==> flow/design.v <==
`timescale 1ns/1ps
module base2_alu #(
  parameter LAT_BIN = 1,   
  parameter LAT_DEC = 8,   
  parameter LAT_DUO = 6    
)(
  input  wire        clk,
  input  wire        rst,
  input  wire        start,
  input  wire [3:0]  opcode,
  input  wire [15:0] a,
  input  wire [15:0] b,
  output reg         busy,
  output reg         done,
  output reg  [31:0] result
);
  reg [7:0] countdown;
  wire [7:0] lat_sel =
      (opcode <= 4'd2) ? LAT_BIN :
      ((opcode <= 4'd5) ? LAT_DEC : LAT_DUO);
  wire [31:0] res_bin =
      (opcode==4'd0)   ? (a + b) :
      (opcode==4'd1)   ? (a - b) :
      (opcode==4'd2)   ? (a * b) :
      (opcode==4'd3)   ? (a + b) :
      (opcode==4'd4)   ? (a - b) :
      (opcode==4'd5) ? (a * 16'd10) :
      (opcode==4'd6) ? (a + b) :
      (opcode==4'd7) ? (a - b) :
      (opcode==4'd8)  ? (a * 16'd3) : 32'd0;
  always @(posedge clk) begin
    if (rst) begin
      busy <= 1'b0; done <= 1'b0; countdown <= 8'd0; result <= 32'd0;
    end else begin
      done <= 1'b0;
      if (start && !busy) begin
        busy      <= 1'b1;
        countdown <= (lat_sel==0) ? 1 : lat_sel;
      end else if (busy) begin
        if (countdown > 8'd1) begin
          countdown <= countdown - 8'd1;
        end else begin
          busy   <= 1'b0;
          done   <= 1'b1;
          result <= res_bin;
        end
      end
    end
  end
endmodule
`timescale 1ns/1ps
module base10_alu #(
  parameter LAT_DEC = 1,   
  parameter LAT_BIN = 6,   
  parameter LAT_DUO = 6    
)(
  input  wire        clk,
  input  wire        rst,
  input  wire        start,
  input  wire [3:0]  opcode,
  input  wire [15:0] a,
  input  wire [15:0] b,
  output reg         busy,
  output reg         done,
  output reg  [31:0] result
);
  reg [7:0] countdown;
  wire [7:0] lat_sel =
      ((opcode>=4'd3) && (opcode<=4'd5)) ? LAT_DEC :
      ((opcode<=4'd2) ? LAT_BIN : LAT_DUO);
  wire [31:0] res_bin =
      (opcode==4'd0)   ? (a + b) :
      (opcode==4'd1)   ? (a - b) :
      (opcode==4'd2)   ? (a * b) :
      (opcode==4'd3)   ? (a + b) :
      (opcode==4'd4)   ? (a - b) :
      (opcode==4'd5) ? (a * 16'd10) :
      (opcode==4'd6) ? (a + b) :
      (opcode==4'd7) ? (a - b) :
      (opcode==4'd8)  ? (a * 16'd3) : 32'd0;
  always @(posedge clk) begin
    if (rst) begin
      busy <= 1'b0; done <= 1'b0; countdown <= 8'd0; result <= 32'd0;
    end else begin
      done <= 1'b0;
      if (start && !busy) begin
        busy      <= 1'b1;
        countdown <= (lat_sel==0) ? 1 : lat_sel;
      end else if (busy) begin
        if (countdown > 8'd1) begin
          countdown <= countdown - 8'd1;
        end else begin
          busy   <= 1'b0;
          done   <= 1'b1;
          result <= res_bin;
        end
      end
    end
  end
endmodule
`timescale 1ns/1ps
module base12_alu #(
  parameter LAT_DUO = 1,   
  parameter LAT_BIN = 6,   
  parameter LAT_DEC = 8    
)(
  input  wire        clk,
  input  wire        rst,
  input  wire        start,
  input  wire [3:0]  opcode,
  input  wire [15:0] a,
  input  wire [15:0] b,
  output reg         busy,
  output reg         done,
  output reg  [31:0] result
);
  reg [7:0] countdown;
  wire [7:0] lat_sel =
      ((opcode>=4'd6) && (opcode<=4'd8)) ? LAT_DUO :
      ((opcode<=4'd2) ? LAT_BIN : LAT_DEC);
  wire [31:0] res_bin =
      (opcode==4'd0)   ? (a + b) :
      (opcode==4'd1)   ? (a - b) :
      (opcode==4'd2)   ? (a * b) :
      (opcode==4'd3)   ? (a + b) :
      (opcode==4'd4)   ? (a - b) :
      (opcode==4'd5) ? (a * 16'd10) :
      (opcode==4'd6) ? (a + b) :
      (opcode==4'd7) ? (a - b) :
      (opcode==4'd8)  ? (a * 16'd3) : 32'd0;
  always @(posedge clk) begin
    if (rst) begin
      busy <= 1'b0; done <= 1'b0; countdown <= 8'd0; result <= 32'd0;
    end else begin
      done <= 1'b0;
      if (start && !busy) begin
        busy      <= 1'b1;
        countdown <= (lat_sel==0) ? 1 : lat_sel;
      end else if (busy) begin
        if (countdown > 8'd1) begin
          countdown <= countdown - 8'd1;
        end else begin
          busy   <= 1'b0;
          done   <= 1'b1;
          result <= res_bin;
        end
      end
    end
  end
endmodule
`timescale 1ns/1ps
module router_extended #(
  parameter B2_LAT_BIN  = 1, B2_LAT_DEC  = 8, B2_LAT_DUO  = 6,
  parameter B10_LAT_DEC = 1, B10_LAT_BIN = 6, B10_LAT_DUO = 6,
  parameter B12_LAT_DUO = 1, B12_LAT_BIN = 6, B12_LAT_DEC = 8
)(
  input  wire        clk,
  input  wire        rst,
  input  wire        start,
  input  wire [2:0]  cond_sel,
  input  wire [3:0]  opcode,
  input  wire [15:0] op_a,
  input  wire [15:0] op_b,
  output reg         busy,
  output reg         done,
  output reg  [31:0] result
);
  localparam [1:0] ROUTE_SENTINEL = 2'd3;
  wire [1:0] forced_target = (cond_sel <= 3'd2) ? cond_sel[1:0] : ROUTE_SENTINEL;
  wire [1:0] full_router_target =
      (opcode <= 4'd2)   ? 2'd0 :
      (opcode <= 4'd5) ? 2'd1 :
                                  2'd2;
  localparam [1:0] DUO_FALLBACK_TARGET = (B10_LAT_DUO <= B2_LAT_DUO) ? 2'd1 : 2'd0;
  wire [1:0] router_210_target =
      (opcode <= 4'd2)   ? 2'd0 :
      (opcode <= 4'd5) ? 2'd1 :
                                  DUO_FALLBACK_TARGET;
  wire [1:0] routed_target =
      (forced_target != ROUTE_SENTINEL) ? forced_target :
      (cond_sel == 3'd3) ? full_router_target :
      (cond_sel == 3'd4) ? router_210_target :
                           full_router_target;  
  reg  start_b2, start_b10, start_b12;
  wire busy_b2, done_b2;   wire [31:0] res_b2;
  wire busy_b10, done_b10; wire [31:0] res_b10;
  wire busy_b12, done_b12; wire [31:0] res_b12;
  base2_alu #(.LAT_BIN(B2_LAT_BIN), .LAT_DEC(B2_LAT_DEC), .LAT_DUO(B2_LAT_DUO)) u_b2(
    .clk(clk), .rst(rst), .start(start_b2), .opcode(opcode), .a(op_a), .b(op_b),
    .busy(busy_b2), .done(done_b2), .result(res_b2)
  );
  base10_alu #(.LAT_DEC(B10_LAT_DEC), .LAT_BIN(B10_LAT_BIN), .LAT_DUO(B10_LAT_DUO)) u_b10(
    .clk(clk), .rst(rst), .start(start_b10), .opcode(opcode), .a(op_a), .b(op_b),
    .busy(busy_b10), .done(done_b10), .result(res_b10)
  );
  base12_alu #(.LAT_DUO(B12_LAT_DUO), .LAT_BIN(B12_LAT_BIN), .LAT_DEC(B12_LAT_DEC)) u_b12(
    .clk(clk), .rst(rst), .start(start_b12), .opcode(opcode), .a(op_a), .b(op_b),
    .busy(busy_b12), .done(done_b12), .result(res_b12)
  );
  localparam S_IDLE=0, S_WAIT=1;
  reg [0:0] st;
  always @(posedge clk) begin
    if (rst) begin
      st <= S_IDLE; busy <= 1'b0; done <= 1'b0;
      start_b2 <= 1'b0; start_b10 <= 1'b0; start_b12 <= 1'b0;
      result <= 32'd0;
    end else begin
      done <= 1'b0;
      start_b2 <= 1'b0; start_b10 <= 1'b0; start_b12 <= 1'b0;
      case (st)
        S_IDLE: begin
          if (start) begin
            busy <= 1'b1;
            if (routed_target==2'd0) start_b2  <= 1'b1;
            if (routed_target==2'd1) start_b10 <= 1'b1;
            if (routed_target==2'd2) start_b12 <= 1'b1;
            st <= S_WAIT;
          end
        end
        S_WAIT: begin
          if ( (routed_target==2'd0 && done_b2) ||
               (routed_target==2'd1 && done_b10) ||
               (routed_target==2'd2 && done_b12) ) begin
            result <= (routed_target==2'd0) ? res_b2 :
                      (routed_target==2'd1) ? res_b10 :
                                              res_b12;
            done   <= 1'b1;
            busy   <= 1'b0;
            st     <= S_IDLE;
          end
        end
      endcase
    end
  end
endmodule
Step by step through the tools: router_extended --
Tool output for the design above, in the order of the flow. Lines are those of the file above, counted from 1. Library cell names are shortened. A cell with -- has no value.
Design: design top router_extended, clock port clk, library sky130hd, corner tt_025C_1v80

Word level --
Source: Yosys, flattened and elaborated, memories not mapped. Widths are those after wreduce. Registers that Yosys merges into a memory's read port (data or address) are not register bits. Print and check cells do not count. Equal cells are merged and count once.
Storage and ports: word-level cells 156, bits of input ports 42, output and inout port bits 34, bits in registers 164
Cells by class: order comparisons 9, bitwise logic cells 11, muxes and demuxes 57, add/subtract/negate cells 5, equality and inequality tests 15, multipliers 3, reduce/logical cells 37
Operators by type and width (number):
- multiplier 16 x 16 -> 32 bit | 1
- 2-to-1 mux 32 bit | 11
- 2-to-1 mux 8 bit | 14
- multiplier 16 x 3 -> 19 bit (second input constant) | 1
- multiplier 16 x 2 -> 18 bit (second input constant) | 1
- subtractor 8 x 1 -> 8 bit (second input constant) | 3
- > comparator 8 x 1 -> 1 bit (second input constant) | 3
- logical NOT 8 bit | 3
- 2-to-1 mux 1 bit | 21
- adder 16 x 16 -> 17 bit | 1
- subtractor 16 x 16 -> 17 bit | 1
- == test 4 x 3 -> 1 bit (second input constant) | 4
- nonzero test 2 bit | 6
- OR reduction 3 bit | 4
- 2-to-1 mux 2 bit | 6
- inverter 1 bit | 11
- AND reduction 2 bit | 5
- AND reduction 3 bit | 3
- logical AND 1 bit | 8
- == test 4 x 2 -> 1 bit (second input constant) | 2
- 2-to-1 mux 4 bit | 2
- inequality test 2 bit (second input constant) | 2
- == test 4 x 1 -> 1 bit (second input constant) | 1
- greater-or-equal comparator 4 x 2 -> 1 bit (second input constant) | 1
- less-or-equal comparator 4 x 2 -> 1 bit (second input constant) | 1
- greater-or-equal comparator 4 x 3 -> 1 bit (second input constant) | 1
- less-or-equal comparator 4 x 3 -> 1 bit (second input constant) | 1
- less-or-equal comparator 4 bit (second input constant) | 1
Other operator kinds: 14; their cells: 18.

Logic depth --
Yosys ltp: most cells in a row. Word level: on the elaborated netlist, between registers, memories and ports. Mapped: between sequential cells and ports; inverters and the memories' decode and read muxes count.
Logic depth: depth after elaboration 12, ABC_AREA 0, depth in mapped cells 25

Mapped cells and area --
The flow's flattened synthesis, as Yosys stat reports it; memories are mapped. The netlist is that of the ABC_AREA named above (0 if unset); the other value can give another one. Totals and module areas in this step are rounded.
Cell types (number):
- fa_1 | 198
- dfxtp_1 | 164
- ha_1 | 186
- nand2_1 | 312
- inv_1 | 290
- a21oi_1 | 165
- nor2_1 | 201
- and2_1 | 92
- o21ai_0 | 98
- mux2i_1 | 44
- a211oi_1 | 58
- xnor2_1 | 48
- o211ai_1 | 50
- clkbuf_1 | 97
- xor2_1 | 33
- nor3_1 | 34
- o21a_1 | 20
- a21o_1 | 19
Not listed: further types 62, cells in them 297.
Synthesis totals: sequential part of the area 0.00328 mm^2, standard cells after synthesis 2406, mapped flip-flops 164, chip area (Yosys) 0.0194 mm^2
By module: a second synthesis without flattening, with its own total; a netlist apart from the flattened one above.
Unflattened totals: cells (unflattened synthesis) 5625, area total of the unflattened synthesis 0.0451 mm^2
Each row is one instance without its submodules.
By module:
- base2_alu | area 0.0147 mm^2, cells 1862, times used 1, sequential area 0.000841 mm^2
- base12_alu | area 0.0144 mm^2, cells 1795, times used 1, sequential area 0.000841 mm^2
- base10_alu | area 0.0139 mm^2, cells 1715, times used 1, sequential area 0.000841 mm^2
- router_extended | area 0.00203 mm^2, cells 253, times used 1, sequential area 0.000761 mm^2

Timing after synthesis --
OpenSTA on the mapped netlist: ideal clock, no wires. The path of least setup slack (recovery checks aside). Input and output delay are each 20% of the period. Register names are those of the netlist, which keeps one name where synthesis merged equal registers.
Timing path after synthesis: path kind input port to flip-flop, from input op_b[1], to register u_b12.result[30], clock period 10000 ps, required time 9930 ps, arrival time 7646 ps, library setup time 70 ps, path slack 2284 ps, path delay 5716 ps, driving pins on the path 21, period reached after synthesis 7716 ps
"path delay" is the arrival time less input delay plus setup time. "driving pins on the path": output pins that drive a net of the path, with the launching flip-flop's if there is one; two outputs of one cell count as two. "period reached after synthesis" is the clock period less the worst setup slack; recovery checks do not enter. This is arithmetic on one report: input and output delays are still those of the set period (20% each). Between the ends stands the longest chain of elaborated cells between them, by number of cells; it is not shown to be the way that was timed. Of several equally long chains one is given. A line is the first line of the expression or statement that the cell stems from. Yosys adds cells for indexed reads and writes and turns some case tables into memories.
Between the ends, after synthesis: cell sequence clkbuf_1 nand2_1 fa_1 fa_1 fa_1 fa_1 inv_1 fa_1 inv_1 fa_1 inv_1 ha_1 a211oi_1 o21ai_0 a31oi_1 o31ai_2 a41oi_1 o21ai_0 and4_1 or3_1 a21oi_1, cells in the longest elaborated chain 9, elaborated cells on any way between the ends 10, those cells by class add/sub: 1; mul: 1; mux: 8
RTL lines, path after synthesis:
- start, declared | RTL line 163 | input  wire [15:0] op_b,
- subtractor 16 x 16 -> 17 bit | RTL line 129 | (opcode==4'd7) ? (a - b) :
- 2-to-1 mux 32 bit | RTL line 129
- 2-to-1 mux 32 bit | RTL line 128 | (opcode==4'd6) ? (a + b) :
- 2-to-1 mux 32 bit | RTL line 127 | (opcode==4'd5) ? (a * 16'd10) :
- 2-to-1 mux 32 bit | RTL line 126 | (opcode==4'd4)   ? (a - b) :
- 2-to-1 mux 32 bit | RTL line 125 | (opcode==4'd3)   ? (a + b) :
- 2-to-1 mux 32 bit | RTL line 124 | (opcode==4'd2)   ? (a * b) :
- 2-to-1 mux 32 bit | RTL line 123 | (opcode==4'd1)   ? (a - b) :
- 2-to-1 mux 32 bit | RTL line 122 | (opcode==4'd0)   ? (a + b) :
- end, assigned | RTL line 133 | busy <= 1'b0; done <= 1'b0; countdown <= 8'd0; result <= 32'd0;
- end, assigned | RTL line 145 | result <= res_bin;
- end, declared | RTL line 115 | output reg  [31:0] result

Worst path after layout --
From the final timing report of run 2: the path of least setup slack in the routed layout; clock arrival at registers is part of the times. The path's times are printed in steps of 10 ps; the period is the one set.
Timing path after layout: path kind input port to flip-flop, from input op_b[6], to register u_b2.result[21], driving pins on the path 22, library setup time 120 ps, clock period 8870 ps, arrival time 8690 ps, path slack 490 ps, required time 9190 ps
Between the ends stands the longest chain of elaborated cells between them, by number of cells; it is not shown to be the way that was timed. Of several equally long chains one is given.
Between the ends, after layout: cell sequence clkdlybuf4s50_1 ha_1 fa_1 inv_1 fa_1 fa_1 inv_1 fa_1 fa_1 inv_1 fa_1 inv_1 ha_1 and3_1 and2_1 a311oi_1 nand2b_1 a211oi_1 nor2_1 xnor2_1 nor2_1 a2111oi_0, cells in the longest elaborated chain 9, elaborated cells on any way between the ends 10, those cells by class add/sub: 1; mul: 1; mux: 8
RTL lines, path after layout:
- start, declared | RTL line 163 | input  wire [15:0] op_b,
- subtractor 16 x 16 -> 17 bit | RTL line 29 | (opcode==4'd7) ? (a - b) :
- 2-to-1 mux 32 bit | RTL line 29
- 2-to-1 mux 32 bit | RTL line 28 | (opcode==4'd6) ? (a + b) :
- 2-to-1 mux 32 bit | RTL line 27 | (opcode==4'd5) ? (a * 16'd10) :
- 2-to-1 mux 32 bit | RTL line 26 | (opcode==4'd4)   ? (a - b) :
- 2-to-1 mux 32 bit | RTL line 25 | (opcode==4'd3)   ? (a + b) :
- 2-to-1 mux 32 bit | RTL line 24 | (opcode==4'd2)   ? (a * b) :
- 2-to-1 mux 32 bit | RTL line 23 | (opcode==4'd1)   ? (a - b) :
- 2-to-1 mux 32 bit | RTL line 22 | (opcode==4'd0)   ? (a + b) :
- end, assigned | RTL line 33 | busy <= 1'b0; done <= 1'b0; countdown <= 8'd0; result <= 32'd0;
- end, assigned | RTL line 45 | result <= res_bin;
- end, declared | RTL line 15 | output reg  [31:0] result

## Implementation results

Record of 5 stored runs of the RTL-to-layout flow on router_extended, platform sky130hd. The runs are unordered. Constraints: input delay and output delay 20% of the set period each, output load 0.01 pF.
"achieved clock period" means the clock period less the worst setup slack. The figure is calculated, with input and output delays left at 20% of the set period.
"worst setup path time" is the time allowed to the run's worst setup path (the clock period less input and output delay, where it has them) less its slack. Clock arrival times count: a late capture clock shortens it, a late launch clock lengthens it.
By "power" is meant OpenSTA's value without simulated activity: inputs other than the clock are taken to toggle once in ten clock periods, and the tool carries that through the logic.
"worst setup path time" is given in steps of 10 ps.
Measured values are rounded.
[run 1] settings: CAP_MARGIN=10, CELL_PAD_IN_SITES_DETAIL_PLACEMENT=1, CELL_PAD_IN_SITES_GLOBAL_PLACEMENT=2, CORE_ASPECT_RATIO=1.81, CORE_UTILIZATION=60, CTS_CLUSTER_DIAMETER=93, GPL_ROUTABILITY_DRIVEN=1, GPL_TIMING_DRIVEN=0, HOLD_SLACK_MARGIN=0.16, MAX_ROUTING_LAYER=met4, MIN_ROUTING_LAYER=met1, PLACE_DENSITY_LB_ADDON=0.1, SETUP_SLACK_MARGIN=0.92, SLEW_MARGIN=20, TNS_END_PERCENT=5, period_ns=15.8, CORE_MARGIN=2
[run 1] result: did not finish, placement stopped with FLW-0024
[run 2] settings: CORE_UTILIZATION=34, period_ns=8.87, CAP_MARGIN=20, CORE_MARGIN=2, SLEW_MARGIN=20
[run 2] result: chip area after synthesis (Yosys) 0.0194 mm^2, die area 0.0591 mm^2, standard-cell area of the final layout 0.0218 mm^2, utilization 38.6 %, worst setup slack after layout 494 ps, total negative slack 0 ps, worst hold slack 454 ps, power 6.42 mW, achieved clock period 8376 ps, worst setup path time 6600 ps, worst setup path kind input port to flip-flop
[run 3] settings: period_ns=8.87, CAP_MARGIN=20, CORE_MARGIN=2, CORE_UTILIZATION=40, SLEW_MARGIN=20
[run 3] result: chip area after synthesis (Yosys) 0.0194 mm^2, die area 0.0504 mm^2, standard-cell area of the final layout 0.0216 mm^2, utilization 45.2 %, worst setup slack after layout 549 ps, total negative slack 0 ps, worst hold slack 453 ps, power 6.24 mW, achieved clock period 8321 ps, worst setup path time 6550 ps, worst setup path kind input port to flip-flop
[run 4] settings: period_ns=15.7, CAP_MARGIN=20, CORE_MARGIN=2, CORE_UTILIZATION=40, SLEW_MARGIN=20
[run 4] result: chip area after synthesis (Yosys) 0.0194 mm^2, die area 0.0504 mm^2, standard-cell area of the final layout 0.0213 mm^2, utilization 44.6 %, worst setup slack after layout 5460 ps, total negative slack 0 ps, worst hold slack 452 ps, power 3.63 mW, achieved clock period 10236 ps, worst setup path time 7100 ps, worst setup path kind input port to flip-flop
[run 5] settings: CELL_PAD_IN_SITES_DETAIL_PLACEMENT=1, CELL_PAD_IN_SITES_GLOBAL_PLACEMENT=3, CORE_ASPECT_RATIO=1.81, CORE_UTILIZATION=34, CTS_CLUSTER_DIAMETER=270, GPL_ROUTABILITY_DRIVEN=1, GPL_TIMING_DRIVEN=0, MAX_ROUTING_LAYER=met4, MIN_ROUTING_LAYER=met1, PLACE_DENSITY_LB_ADDON=0.1, SETUP_SLACK_MARGIN=2.03, SLEW_MARGIN=40, period_ns=7.51, CAP_MARGIN=20, CORE_MARGIN=2
[run 5] result: chip area after synthesis (Yosys) 0.0194 mm^2, die area 0.0592 mm^2, standard-cell area of the final layout 0.0247 mm^2, utilization 43.4 %, worst setup slack after layout 477 ps, total negative slack 0 ps, worst hold slack 455 ps, power 11.1 mW, achieved clock period 7033 ps, worst setup path time 5530 ps, worst setup path kind input port to flip-flop
